==> flow/design.v <==
module ctrl(
        input                   clk,
        input                   reset,
        input                   init_en_2,
        input                   init_done,
        input                   for_load_done,
        input                   for_done,
        input                   for_op_done,
        input                   back_load_done,
        input                   back_done,
        output reg              init_en,
        output reg              for_en,
        output reg              for_load_en,
        output reg              back_en,
        output reg              back_load_en,
        output reg              sti_rd,
        output reg              res_wr,
        output reg              res_rd
        );
        parameter IDLE = 3'b000,  INIT = 3'b001, LOAD = 3'b010, FOR = 3'b011, BACK = 3'b100;
        reg [2:0] cstate, nstate;
        always@(posedge clk)begin
                if(!reset)
                        cstate <= 3'b0;
                else
                        cstate <= nstate;
        end
        always@*begin
                case(cstate)
                        IDLE:begin
                                if(!reset) nstate = IDLE;
                                else nstate = INIT;
                        end
                        INIT:begin
                                if(init_done)
                                        nstate = LOAD;
                                else
                                        nstate = INIT;
                        end
                        LOAD:begin
                                if(for_load_done)
                                        nstate = FOR;
                                else if(back_load_done)
                                        nstate = BACK;
                                else
                                        nstate = LOAD;
                        end
                        FOR:begin
                                if(for_done)
                                        nstate = LOAD;
                                else
                                        nstate = FOR;
                        end
                        BACK:begin
                                if(back_done)
                                        nstate = LOAD;
                                else
                                        nstate = BACK;
                        end
                        default: nstate = IDLE;
                endcase
        end
        always@*begin
                case(cstate)
                        IDLE:begin
                                init_en = 1'b0;
                                for_load_en = 1'b0;
                                for_en = 1'b0;
                                back_load_en = 1'b0;
                                back_en = 1'b0;
                                sti_rd = 1'b0;
                                res_wr = 1'b0;
                                res_rd = 1'b0;
                        end
                        INIT:begin
                                init_en = 1'b1;
                                for_load_en = 1'b0;
                                for_en = 1'b0;
                                back_load_en = 1'b0;
                                back_en = 1'b0;
                                sti_rd = 1'b1;   
                                res_wr = init_en_2;
                                res_rd = 1'b0;
                        end
                        LOAD:begin
                                init_en = 1'b0;
                                for_load_en = (!for_op_done);
                                for_en = 1'b0;
                                back_load_en = for_op_done;
                                back_en = 1'b0;
                                sti_rd = 1'b0;
                                res_wr = 1'b0;
                                res_rd = 1'b1;
                        end
                        FOR:begin
                                init_en = 1'b0;
                                for_load_en = 1'b1;
                                for_en = 1'b1;
                                back_load_en = 1'b0;
                                back_en = 1'b0;
                                sti_rd = 1'b0;
                                res_wr = 1'b1;
                                res_rd = 1'b0;
                        end
                        BACK:begin
                                init_en = 1'b0;
                                for_load_en = 1'b0;
                                for_en = 1'b0;
                                back_load_en = 1'b1;
                                back_en = 1'b1;
                                sti_rd = 1'b0;
                                res_wr = 1'b1;
                                res_rd = 1'b0;
                        end
                        default:begin
                                init_en = 1'b0;
                                for_load_en = 1'b0;
                                for_en = 1'b0;
                                back_load_en = 1'b0;
                                back_en = 1'b0;
                                sti_rd = 1'b0;
                                res_wr = 1'b0;
                                res_rd = 1'b0;
                        end
                endcase
        end
endmodule
module init(
        input                   clk,
        input                   reset,
        input                   init_en,
        input                   for_en,
        output  reg             init_en_2,
        output                  init_done,
        output  reg     [9:0]   sti_addr ,
        input           [15:0]  sti_di,
        output  reg     [13:0]  res_addr_init ,
        output  reg     [7:0]   res_do_init
        );
        reg [9:0]       cnt_sti;   
        reg [3:0]       cnt_ini;   
        reg [13:0]      cnt_res;   
        reg [7:0]       sti_tmp15;
        wire [9:0]      sti_addr_tmp;
        assign  init_done = (cnt_res == 14'h3FFF);
        always@(posedge clk)begin
                if(!reset)
                        cnt_ini <= 4'd15;
                else if(init_en)
                        cnt_ini <= cnt_ini - 1;   
        end
        always@(posedge clk)begin
                if(!reset)
                        cnt_sti <= 10'b0;
                else if(init_en && (cnt_ini == 4'd0))
                        cnt_sti <= cnt_sti + 1;
        end
        always@*begin
                if(init_en)
                        sti_addr = cnt_sti;
                else
                        sti_addr = 10'd0;
        end
        always@(posedge clk)begin
                if(init_en)
                        sti_tmp15 <= {6'b0, sti_di[0]};
        end
        always@(posedge clk)begin
                init_en_2 <= init_en;
        end
        always@(posedge clk)begin
                if(!reset)
                        cnt_res <= 14'b0;
                else if(init_en_2)
                        cnt_res <= cnt_res + 1;
        end
        always@*begin
                res_addr_init = cnt_res;
        end
        assign sti_addr_tmp = cnt_ini+1;
        always@*begin
                if(init_en_2)begin
                        if(cnt_ini == 4'hF)
                                res_do_init = 8'h00 | sti_tmp15;   
                        else
                                res_do_init = 8'h00 | {7'b0, sti_di[sti_addr_tmp]};   
                end
                else
                        res_do_init = 8'h00;
        end
endmodule
module forward(
        input                   clk,
        input                   reset,
        input                   for_load_en,
        input                   for_en,
        output                  for_load_done,
        output                  for_done,
        output  reg             for_op_done,
        output  reg     [13:0]  res_addr_for,
        output  reg     [7:0]   res_do_for,
        input           [7:0]   res_di
        );
        reg [13:0]      cur;    
        reg [2:0]       cnt_for;   
        reg [7:0]       pixel_tmp[4:0];
        reg [7:0]      min_tmp0, min_tmp1, for_out;
        assign pass = (cur[6:0] == 7'b0) || (cur[6:0] == 7'h7F) || (cur>= 14'h3F80) || (for_load_en && (cnt_for == 3'd0) && (res_di == 8'd0));
        assign for_load_done = (cnt_for == 4'd4);
        assign for_done = (cnt_for == 3'd5);
        always@(posedge clk)begin
                if(!reset)
                        cur <= 14'd128;   
                else if(pass ||(for_load_en && for_done))
                        cur <= cur + 1;
        end
        always@(posedge clk)begin
                if(!reset)
                        cnt_for <= 3'd0;
                else if(pass || (cnt_for == 3'd6))   
                        cnt_for <= 3'd0;
                else if((!pass) && for_load_en && (!for_op_done))
                        cnt_for <= cnt_for + 1;
        end
        always@(posedge clk)begin
                if(!reset)
                        for_op_done <= 1'b0;
                else if(for_load_en && (cur == 14'h3FFF))
                        for_op_done <= 1'b1;   
        end
        always@*begin
                case(cnt_for)
                        3'd0: res_addr_for = cur;
                        3'd1: res_addr_for = cur - 14'd129;
                        3'd2: res_addr_for = cur - 14'd128;
                        3'd3: res_addr_for = cur - 14'd127;
                        3'd4: res_addr_for = cur - 14'd1;
                        3'd5: res_addr_for = cur;   
                        default: res_addr_for = 14'd0;
                endcase
        end
        always@(posedge clk)begin
                if(!reset)begin
                        pixel_tmp[0] <= 8'hFF;
                        pixel_tmp[1] <= 8'hFF;
                        pixel_tmp[2] <= 8'hFF;
                        pixel_tmp[3] <= 8'hFF;
                        pixel_tmp[4] <= 8'hFF;
                end
                else if(  for_load_en && (!for_op_done))begin
                        pixel_tmp[cnt_for] <= res_di;
                end
        end
        always@*begin
                if(cnt_for == 3'd5)begin
                        min_tmp0 = (pixel_tmp[1] <= pixel_tmp[2])? pixel_tmp[1] : pixel_tmp[2];
                        min_tmp1 = (pixel_tmp[3] <= pixel_tmp[4])? pixel_tmp[3] : pixel_tmp[4];
                        for_out = (min_tmp0 <= min_tmp1)? min_tmp0+1 : min_tmp1+1;
                end
                else begin
                        min_tmp0 = 7'd0;
                        min_tmp1 = 7'd0;
                        for_out = 7'd0;
                end
        end
        always@*begin
                if(cnt_for >= 3'd5)
                        res_do_for = for_out;
                else
                        res_do_for = 7'd0;
        end
endmodule
module backward(
        input                   clk,
        input                   reset,
        input                   back_load_en,
        input                   back_en,
        output                  back_load_done,
        output                  back_done,
        output                  done,
        output  reg     [13:0]  res_addr_back,
        output  reg     [7:0]   res_do_back,
        input           [7:0]   res_di
        );
        reg [13:0]      cur;    
        reg [2:0]       cnt_back;   
        reg [7:0]       pixel_tmp[4:0];
        reg             back_op_done;
        reg [7:0]      min_tmp0, min_tmp1, min_tmp2, back_out;
        assign pass = (cur[6:0] == 7'b0) || (cur[6:0] == 7'h7F);
        assign back_load_done = (cnt_back == 4'd4);
        assign back_done = (cnt_back == 3'd5);
        assign done = back_op_done;
        always@(posedge clk)begin
                if(!reset)
                        cur <= 14'h3F7E;   
                else if(pass || (back_load_en && back_done))
                        cur <= cur - 1;
        end
        always@(posedge clk)begin
                if(!reset)
                        cnt_back <= 3'd0;
                else if(pass || (cnt_back == 3'd6))
                        cnt_back <= 3'd0;
                else if((!pass) && back_load_en && (!back_op_done))
                        cnt_back <= cnt_back + 1;
        end
        always@(posedge clk)begin
                if(!reset)
                        back_op_done <= 1'b0;
                else if(cur == 14'h0001)
                        back_op_done <= 1'b1;
        end
        always@*begin
                case(cnt_back)
                        3'd0: res_addr_back = cur;
                        3'd1: res_addr_back = cur + 1;
                        3'd2: res_addr_back = cur + 127;
                        3'd3: res_addr_back = cur + 128;
                        3'd4: res_addr_back = cur + 129;
                        3'd5: res_addr_back = cur;   
                        default: res_addr_back = 14'd0;
                endcase
        end
        always@(posedge clk)begin
                if(!reset)begin
                        pixel_tmp[0] <= 8'hFF;
                        pixel_tmp[1] <= 8'hFF;
                        pixel_tmp[2] <= 8'hFF;
                        pixel_tmp[3] <= 8'hFF;
                        pixel_tmp[4] <= 8'hFF;
                end
                else if(back_load_en && (!back_op_done))
                        pixel_tmp[cnt_back] <= res_di;
        end
        always@*begin
                if(cnt_back == 3'd5)begin
                        min_tmp0 = (pixel_tmp[0] <= (pixel_tmp[1]+1))? pixel_tmp[0] : (pixel_tmp[1] + 1);
                        min_tmp1 = ((pixel_tmp[2]+1) <= (pixel_tmp[3]+1))? (pixel_tmp[2]+1) : (pixel_tmp[3]+1);
                        min_tmp2 = ((pixel_tmp[4]+1) <= min_tmp1)? (pixel_tmp[4]+1) : min_tmp1;
                        back_out = (min_tmp0 <= min_tmp2)? min_tmp0 : min_tmp2;
                end
                else begin
                        min_tmp0 = 7'd0;
                        min_tmp1 = 7'd0;
                        min_tmp2 = 7'd0;
                        back_out = 7'd0;
                end
        end
        always@*begin
                if(cnt_back >= 3'd5)
                        res_do_back = back_out;
                else
                        res_do_back = 7'd0;
        end
endmodule
module DT(
        input                   clk,
        input                   reset,
        output                  done,
        output                  sti_rd,
        output  [9:0]           sti_addr,
        input   [15:0]          sti_di,
        output                  res_wr,
        output                  res_rd,
        output  reg [13:0]      res_addr,
        output  reg [7:0]       res_do,
        input   [7:0]           res_di
        );
        wire [7:0] res_do_init, res_do_for, res_do_back;
        wire [13:0] res_addr_init, res_addr_for, res_addr_back;
        wire init_en, init_en_2, load_en, for_load_en, for_en, back_load_en, back_en;
        wire init_done, for_load_done, back_load_done, for_done, for_op_done, back_done;
        always@*begin
                case({init_en_2, for_en, back_en})
                        3'b100: res_do = res_do_init;
                        3'b010: res_do = res_do_for;
                        3'b001: res_do = res_do_back;
                        default:res_do = 8'd0;
                endcase
        end
        always@*begin
                case({init_en_2, for_load_en, back_load_en})
                        3'b100: res_addr = res_addr_init;
                        3'b010: res_addr = res_addr_for;
                        3'b001: res_addr = res_addr_back;
                        default:res_addr = 14'b0;
                endcase
        end
        init u_init(.clk(clk),
                    .reset(reset),
                    .init_en(init_en),
                    .for_en(for_en),
                    .init_done(init_done),
                    .init_en_2(init_en_2),
                    .sti_addr(sti_addr),
                    .sti_di(sti_di),
                    .res_addr_init(res_addr_init),
                    .res_do_init(res_do_init)
                    );
        forward u_for(.clk(clk),
                      .reset(reset),
                      .for_load_en(for_load_en),
                      .for_en(for_en),
                      .for_load_done(for_load_done),
                      .for_done(for_done),
                      .for_op_done(for_op_done),
                      .res_addr_for(res_addr_for),
                      .res_do_for(res_do_for),
                      .res_di(res_di)
                      );
        backward u_back(.clk(clk),
                        .reset(reset),
                        .back_load_en(back_load_en),
                        .back_en(back_en),
                        .back_load_done(back_load_done),
                        .back_done(back_done),
                        .done(done),
                        .res_addr_back(res_addr_back),
                        .res_do_back(res_do_back),
                        .res_di(res_di)
                        );
        ctrl u_ctrl(.clk(clk),
                    .reset(reset),
                    .init_en_2(init_en_2),
                    .init_done(init_done),
                    .for_load_done(for_load_done),
                    .for_done(for_done),
                    .for_op_done(for_op_done),
                    .back_load_done(back_load_done),
                    .back_done(back_done),
                    .init_en(init_en),
                    .for_en(for_en),
                    .for_load_en(for_load_en),
                    .back_en(back_en),
                    .back_load_en(back_load_en),
                    .sti_rd(sti_rd),
                    .res_wr(res_wr),
                    .res_rd(res_rd)
                    );
endmodule
==> reports on DT <==
Step by step through the tools: DT
Tool output for the design above before and after an edit, in the order of the flow.
"before" refers to lines of the RTL above, "after" to lines of the edited file.
"difference" is "after" less "before", of the values as shown.
Operators carry their Yosys type and port widths (W data, S select, Z words).
Library cell names are shortened.
A cell with n/a has no value.

design
  top = DT
  clock input = clk
  cell library = sky130hd
  library corner = tt_025C_1v80

Edit of the RTL
Unified diff, file above to edited file.
A script made this edit. It changes what the design does and was not meant as an optimisation.

begin of diff
@@ -410,15 +410,23 @@
                       .res_di(res_di)
                       );
+        wire [7:0] res_do_back_p, res_do_back_n;
+        wire back_load_done_p, back_load_done_n;
+        wire done_p, done_n;
         backward u_back(.clk(clk),
                         .reset(reset),
                         .back_load_en(back_load_en),
                         .back_en(back_en),
-                        .back_load_done(back_load_done),
+                        .back_load_done(back_load_done_p),
                         .back_done(back_done),
-                        .done(done),
+                        .done(done_p),
                         .res_addr_back(res_addr_back),
-                        .res_do_back(res_do_back),
+                        .res_do_back(res_do_back_p),
                         .res_di(res_di)
                         );
+        backward u_back_alt (.clk(clk), .reset(reset), .back_load_en(~back_load_en), .back_en(back_en),
+            .back_load_done(back_load_done_n), .done(done_n), .res_do_back(res_do_back_n), .res_di(res_di));
+        assign res_do_back = res_do_back_p ^ res_do_back_n;
+        assign back_load_done = back_load_done_p ^ back_load_done_n;
+        assign done = done_p ^ done_n;
         ctrl u_ctrl(.clk(clk),
                     .reset(reset),
end of diff

Word level
Counts by Yosys on the flattened word-level netlist (proc, flatten, opt, wreduce; memories kept). Register bits leave out memories and registers merged into their read ports (data or address); mux counts leave out enables and synchronous resets folded into registers. Print and check cells are left out. Cells with the same type and inputs are merged into one.
Memory sizes are those after Yosys's memory passes, which may raise the word count (mostly to a power of two), join words into wider ones and drop unused or constant bits.

operators by class
  what                              before  after  difference
  $add $sub $neg                    22      28     +6
  magnitude comparators             10      15     +5
  eq/ne operators                   28      33     +5
  shifts and indexed selects        1       1      0
  mux-type cells                    44      56     +12
  bitwise gates (word level)        1       5      +4
  reductions and logical operators  36      47     +11

operator list
  cell                     before  after  difference
  $mux W8                  16      24     +8
  $logic_and A1 B1 Y1      12      16     +4
  $add A8 B1 Y9 const B    4       8      +4
  $eq A3 B3 Y1 const B     9       12     +3
  $logic_or A1 B1 Y1       8       11     +3
  $mux W1                  11      13     +2
  $mux W3                  7       9      +2
  $logic_not A1 Y1         4       6      +2
  $xor A1 B1 Y1            0       2      +2
  $reduce_or A2 Y1         5       6      +1
  $le A8 B8 Y1             4       5      +1
  $add A3 B1 Y3 const B    2       3      +1
  $eq A7 B7 Y1 const B     2       3      +1
  $ge A3 B3 Y1 const B     2       3      +1
  $logic_not A7 Y1         2       3      +1
  $sub A14 B1 Y14 const B  2       3      +1
  $eq A14 B1 Y1 const B    1       2      +1
  $le A8 B9 Y1             1       2      +1
  $le A9 B8 Y1             1       2      +1
  $le A9 B9 Y1             1       2      +1
  $not A1 Y1               1       2      +1
  $xor A8 B8 Y8            0       1      +1
  $eq A3 B2 Y1 const B     8       8      0
  $eq A3 B1 Y1 const B     5       5      0
  $add A14 B1 Y14 const B  3       3      0
  $logic_not A3 Y1         3       3      0
  $pmux W1 S2              3       3      0
  $add A14 B8 Y14 const B  2       2      0

The list need not be complete.

word-level totals
  what                             before  after  difference
  register bits after elaboration  69      87     +18
  memory bits (writable)           128     192    +64
  memories                         2       3      +1
  input bits                       26      26     0
  cells after elaboration          156     203    +47

Depth
Yosys ltp: most cells in a row. Word level: on the elaborated netlist, between registers, memories and ports. Mapped: between sequential cells and ports; inverters and the memories' decode and read muxes count.

logic depth
  what                          before  after  difference
  word-level depth              10      11     +1
  ABC_AREA                      0       0      n/a
  depth in mapped cells         32      33     +1
  depth with buffers taken out  31      32     +1

Netlist
Yosys stat after the flow's synthesis: flattened, memories mapped to cells. It holds for the ABC_AREA given above (unset counts as 0); a run with the other value may have another netlist.

synthesis totals
  what                              before   after    difference
  cells in the netlist              1210     1717     +507
  cell area after synthesis (um^2)  10746.6  15162.0  +4415.4
  sequential area (um^2)            3593.4   5154.9   +1561.5
  mapped flip-flops                 143      201      +58

cell types
  cell      before  after  difference
  nor2_1    87      135    +48
  or2_2     49      91     +42
  ha_1      100     140    +40
  edfxtp_1  73      113    +40
  o21ai_0   45      83     +38
  nand2_1   120     152    +32
  nand3_1   50      82     +32
  a21oi_1   55      86     +31
  clkbuf_1  28      52     +24
  xnor2_1   42      64     +22
  or3_1     19      39     +20
  nand4_1   16      35     +19
  dfxtp_1   70      88     +18
  xor2_1    43      59     +16
  inv_1     79      94     +15
  a21o_1    12      26     +14
  o21a_1    10      24     +14
  nor4_1    8       18     +10

The list need not be complete.
The figures by module come from a second, unflattened synthesis with its own total; it is not the netlist above.

unflattened totals
  what                                     before   after    difference
  cell total of the unflattened synthesis  1345     1934     +589
  area (unflattened synthesis) (um^2)      11695.0  16827.4  +5132.4

Rows give one instance, submodules left out.

modules, before
  module    instances  cells  area (um^2)  seq. area (um^2)
  backward  1          570    4981.0       1561.5
  forward   1          495    4192.8       1321.3
  init      1          176    1581.5       610.6
  DT        1          81     724.4        0.0
  ctrl      1          23     215.2        100.1

modules, after
  module    instances  cells  area (um^2)  seq. area (um^2)
  backward  2          574    4996.0       1561.5
  forward   1          495    4192.8       1321.3
  init      1          176    1581.5       610.6
  DT        1          92     845.8        0.0
  ctrl      1          23     215.2        100.1

Worst setup path after synthesis
OpenSTA on the mapped netlist: ideal clock, no wires. The path of least setup slack (recovery checks aside). Input and output delay are each 20% of the period. Register names are those of the netlist, which keeps one name where synthesis merged equal registers.

path after synthesis
  what                                 before                         after                          difference
  path kind                            flip-flop to output port       flip-flop to output port       n/a
  start point                          memory u_back.pixel_tmp[2][0]  memory u_back.pixel_tmp[2][0]  n/a
  end point                            output port res_do[0]          output port res_do[1]          n/a
  period (ns)                          9.0                            9.0                            0.0
  output delay (ns)                    1.800                          1.800                          0.000
  arrival time (ns)                    5.238                          6.393                          +1.155
  data required time (ns)              7.200                          7.200                          0.000
  slack (ns)                           1.962                          0.807                          -1.155
  delay of the path (ns)               5.238                          6.393                          +1.155
  stages                               29                             29                             0
  path buffers                         1                              1                              0
  period reached after synthesis (ns)  7.038                          8.193                          +1.155

"delay of the path" is the arrival time less input delay plus setup time.
At an output port there is no setup time.
"stages" counts driving pins, that of a launching flip-flop among them; a cell with two outputs on the path counts twice.
"period reached after synthesis" is the clock period less the worst setup slack; recovery checks do not enter. This is arithmetic on one report: input and output delays are still those of the set period (20% each).
Between the ends stands the longest chain of elaborated cells between them, by number of cells; it is not shown to be the way that was timed. Of several equally long chains one is given.
A line is the first line of the expression or statement that the cell stems from. Yosys adds cells for indexed reads and writes and turns some case tables into memories.
The chain passes a memory read, where the word-level depth is cut; so it can be longer than that depth.

between the ends, after synthesis, before
  cell sequence = edfxtp_1 ha_1 nand3_1 xor2_1 inv_1 ha_1 o211ai_1 a21oi_1 a21oi_2 a22oi_4 mux2i_1 inv_1 ha_1 a211oi_1 a31oi_1 o22ai_1 nand2_2 a21o_1 ha_1 nor2b_1 o21a_1 o21a_1 o21a_1 o21bai_1 a22oi_1 nor2b_1 clkdlybuf4s25_2 o211a_1 a211o_1
  cells in the longest elaborated chain = 11

RTL lines, path after synthesis, before
  what           line  RTL
  from (decl)    287   reg [7:0]       pixel_tmp[4:0];
  $mem_v2 Z8 W8  287
  $add A8 B1 Y9  339   min_tmp1 = ((pixel_tmp[2]+1) <= (pixel_tmp[3]+1))? (pixel_tmp[2]+1) : (pixel_tmp[3]+1);
  $le A9 B9 Y1   339
  $mux W8        339
  $le A9 B8 Y1   340   min_tmp2 = ((pixel_tmp[4]+1) <= min_tmp1)? (pixel_tmp[4]+1) : min_tmp1;
  $mux W8        340
  $le A8 B8 Y1   341   back_out = (min_tmp0 <= min_tmp2)? min_tmp0 : min_tmp2;
  $mux W8        341
  $mux W8        337   if(cnt_back == 3'd5)begin
  $mux W8        351   if(cnt_back >= 3'd5)
  $pmux W8 S3    375   case({init_en_2, for_en, back_en})
  to (decl)      367   output  reg [7:0]       res_do,

between the ends, after synthesis, after
  cell sequence = edfxtp_1 ha_1 nand3_2 xor2_1 inv_1 ha_1 a21oi_1 o21ai_0 and4b_4 o21ai_4 mux2_4 inv_1 ha_1 nor2b_1 o21a_1 o211ai_1 a311oi_1 a211oi_2 buf_2 a2bb2oi_1 ha_1 a21o_1 a21oi_1 nand2b_1 o21ai_1 nor3_1 a211oi_2 mux2_4 a221o_1
  cells in the longest elaborated chain = 12

RTL lines, path after synthesis, after
  what           line  RTL
  from (decl)    287   reg [7:0]       pixel_tmp[4:0];
  $mem_v2 Z8 W8  287
  $add A8 B1 Y9  339   min_tmp1 = ((pixel_tmp[2]+1) <= (pixel_tmp[3]+1))? (pixel_tmp[2]+1) : (pixel_tmp[3]+1);
  $le A9 B9 Y1   339
  $mux W8        339
  $le A9 B8 Y1   340   min_tmp2 = ((pixel_tmp[4]+1) <= min_tmp1)? (pixel_tmp[4]+1) : min_tmp1;
  $mux W8        340
  $le A8 B8 Y1   341   back_out = (min_tmp0 <= min_tmp2)? min_tmp0 : min_tmp2;
  $mux W8        341
  $mux W8        337   if(cnt_back == 3'd5)begin
  $mux W8        351   if(cnt_back >= 3'd5)
  $xor A8 B8 Y8  428   assign res_do_back = res_do_back_p ^ res_do_back_n;
  $pmux W8 S3    375   case({init_en_2, for_en, back_en})
  to (decl)      367   output  reg [7:0]       res_do,

Path in the finished layout
From the final timing report of the runs of pair 1: the path of least setup slack in the routed layout; clock arrival at registers is part of the times.

path post-layout
  what                     before                         after                          difference
  path kind                flip-flop to output port       flip-flop to output port       n/a
  start point              memory u_back.pixel_tmp[2][0]  memory u_back.pixel_tmp[3][0]  n/a
  end point                output port res_do[2]          output port res_do[5]          n/a
  period (ns)              9.0                            9.0                            0.0
  output delay (ns)        1.80                           1.80                           0.00
  arrival time (ns)        6.69                           7.08                           +0.39
  data required time (ns)  7.20                           7.20                           0.00
  slack (ns)               0.51                           0.12                           -0.39
  stages                   30                             35                             +5
  path buffers             1                              3                              +2

Between the ends stands the longest chain of elaborated cells between them, by number of cells; it is not shown to be the way that was timed. Of several equally long chains one is given.
The chain passes a memory read, where the word-level depth is cut; so it can be longer than that depth.

between the ends, post-layout, before
  cell sequence = edfxtp_1 ha_1 nand3_1 xor2_1 inv_1 ha_1 o211ai_1 a21oi_1 a21oi_2 a22oi_4 mux2i_1 inv_1 ha_1 o21a_1 o21ai_0 a31oi_1 o22ai_1 nand2_2 a21o_1 ha_1 nor2b_1 o21a_1 o21a_1 o21a_1 o21bai_1 a22oi_1 and2_1 nand2_1 o221ai_1 clkdlybuf4s50_1
  cells in the longest elaborated chain = 11

RTL lines, path post-layout, before
  what           line  RTL
  from (decl)    287   reg [7:0]       pixel_tmp[4:0];
  $mem_v2 Z8 W8  287
  $add A8 B1 Y9  339   min_tmp1 = ((pixel_tmp[2]+1) <= (pixel_tmp[3]+1))? (pixel_tmp[2]+1) : (pixel_tmp[3]+1);
  $le A9 B9 Y1   339
  $mux W8        339
  $le A9 B8 Y1   340   min_tmp2 = ((pixel_tmp[4]+1) <= min_tmp1)? (pixel_tmp[4]+1) : min_tmp1;
  $mux W8        340
  $le A8 B8 Y1   341   back_out = (min_tmp0 <= min_tmp2)? min_tmp0 : min_tmp2;
  $mux W8        341
  $mux W8        337   if(cnt_back == 3'd5)begin
  $mux W8        351   if(cnt_back >= 3'd5)
  $pmux W8 S3    375   case({init_en_2, for_en, back_en})
  to (decl)      367   output  reg [7:0]       res_do,

between the ends, post-layout, after
  cell sequence = edfxtp_1 nand3_2 nor2_4 nand3_2 xnor2_2 inv_2 ha_4 nand2_2 or3_1 o211ai_1 buf_4 o21ai_4 mux2_4 inv_2 ha_4 nor2b_1 o21a_1 o211ai_1 a311oi_2 a211o_2 nand2_2 o21ai_2 ha_1 nor2b_1 o21a_1 o21a_1 o21a_1 o21ai_4 buf_6 a21o_1 o21ai_2 or3_1 o211ai_1 a211o_1 dlygate4sd2_1
  cells in the longest elaborated chain = 12

RTL lines, path post-layout, after
  what           line  RTL
  from (decl)    287   reg [7:0]       pixel_tmp[4:0];
  $mem_v2 Z8 W8  287
  $add A8 B1 Y9  339   min_tmp1 = ((pixel_tmp[2]+1) <= (pixel_tmp[3]+1))? (pixel_tmp[2]+1) : (pixel_tmp[3]+1);
  $le A9 B9 Y1   339
  $mux W8        339
  $le A9 B8 Y1   340   min_tmp2 = ((pixel_tmp[4]+1) <= min_tmp1)? (pixel_tmp[4]+1) : min_tmp1;
  $mux W8        340
  $le A8 B8 Y1   341   back_out = (min_tmp0 <= min_tmp2)? min_tmp0 : min_tmp2;
  $mux W8        341
  $mux W8        337   if(cnt_back == 3'd5)begin
  $mux W8        351   if(cnt_back >= 3'd5)
  $xor A8 B8 Y8  428   assign res_do_back = res_do_back_p ^ res_do_back_n;
  $pmux W8 S3    375   case({init_en_2, for_en, back_en})
  to (decl)      367   output  reg [7:0]       res_do,

Measured runs
Runs of the flow (Yosys, OpenROAD) on both versions; the two runs of a pair have the same settings. The constraints put input and output delay at 20% of the set period each and load the outputs with 0.01 pF.

flow settings, pair 1
  period_ns = 9.0
  CAP_MARGIN = 20
  CORE_MARGIN = 2
  CORE_UTILIZATION = 40
  SLEW_MARGIN = 20

final reports, pair 1
  what                                                      before   after    difference
  synthesis area (um^2)                                     10746.6  15162.0  +4415.4
  die size (um^2)                                           28193.8  39477.7  +11283.9
  area of the standard cells in the finished layout (um^2)  12268.0  17678.2  +5410.2
  utilization in the final report (%)                       46.8     47.2     +0.4
  worst slack on setup checks (ns)                          0.508    0.123    -0.385
  total negative slack (ns)                                 0.000    0.000    0.000
  worst hold slack after layout (ns)                        0.446    0.451    +0.005
  total power of the final layout (uW)                      1697     2876     +1179
  clock period achieved (ns)                                8.492    8.877    +0.385

flow settings, pair 2
  CELL_PAD_IN_SITES_DETAIL_PLACEMENT = 2
  CELL_PAD_IN_SITES_GLOBAL_PLACEMENT = 2
  CORE_ASPECT_RATIO = 1.86
  CORE_UTILIZATION = 27
  HOLD_SLACK_MARGIN = -0.03
  MAX_ROUTING_LAYER = met5
  MIN_ROUTING_LAYER = met2
  PLACE_DENSITY = 0.47
  period_ns = 5.33
  CAP_MARGIN = 20
  CORE_MARGIN = 2
  SLEW_MARGIN = 20

final reports, pair 2
  what                                                      before   after    difference
  synthesis area (um^2)                                     10746.6  15162.0  +4415.4
  die size (um^2)                                           41491.4  58158.8  +16667.4
  area of the standard cells in the finished layout (um^2)  14507.7  20798.7  +6291.0
  utilization in the final report (%)                       36.9     37.4     +0.5
  worst slack on setup checks (ns)                          -1.618   -2.711   -1.093
  total negative slack (ns)                                 -12.255  -20.676  -8.421
  worst hold slack after layout (ns)                        0.453    0.447    -0.006
  total power of the final layout (uW)                      2934     5433     +2499
  clock period achieved (ns)                                6.948    8.041    +1.093

"clock period achieved" = clock period - worst setup slack. The figure is calculated, with input and output delays left at 20% of the set period.
"total power of the final layout" rests on the timing tool's default activity at the inputs, not on a simulated workload.
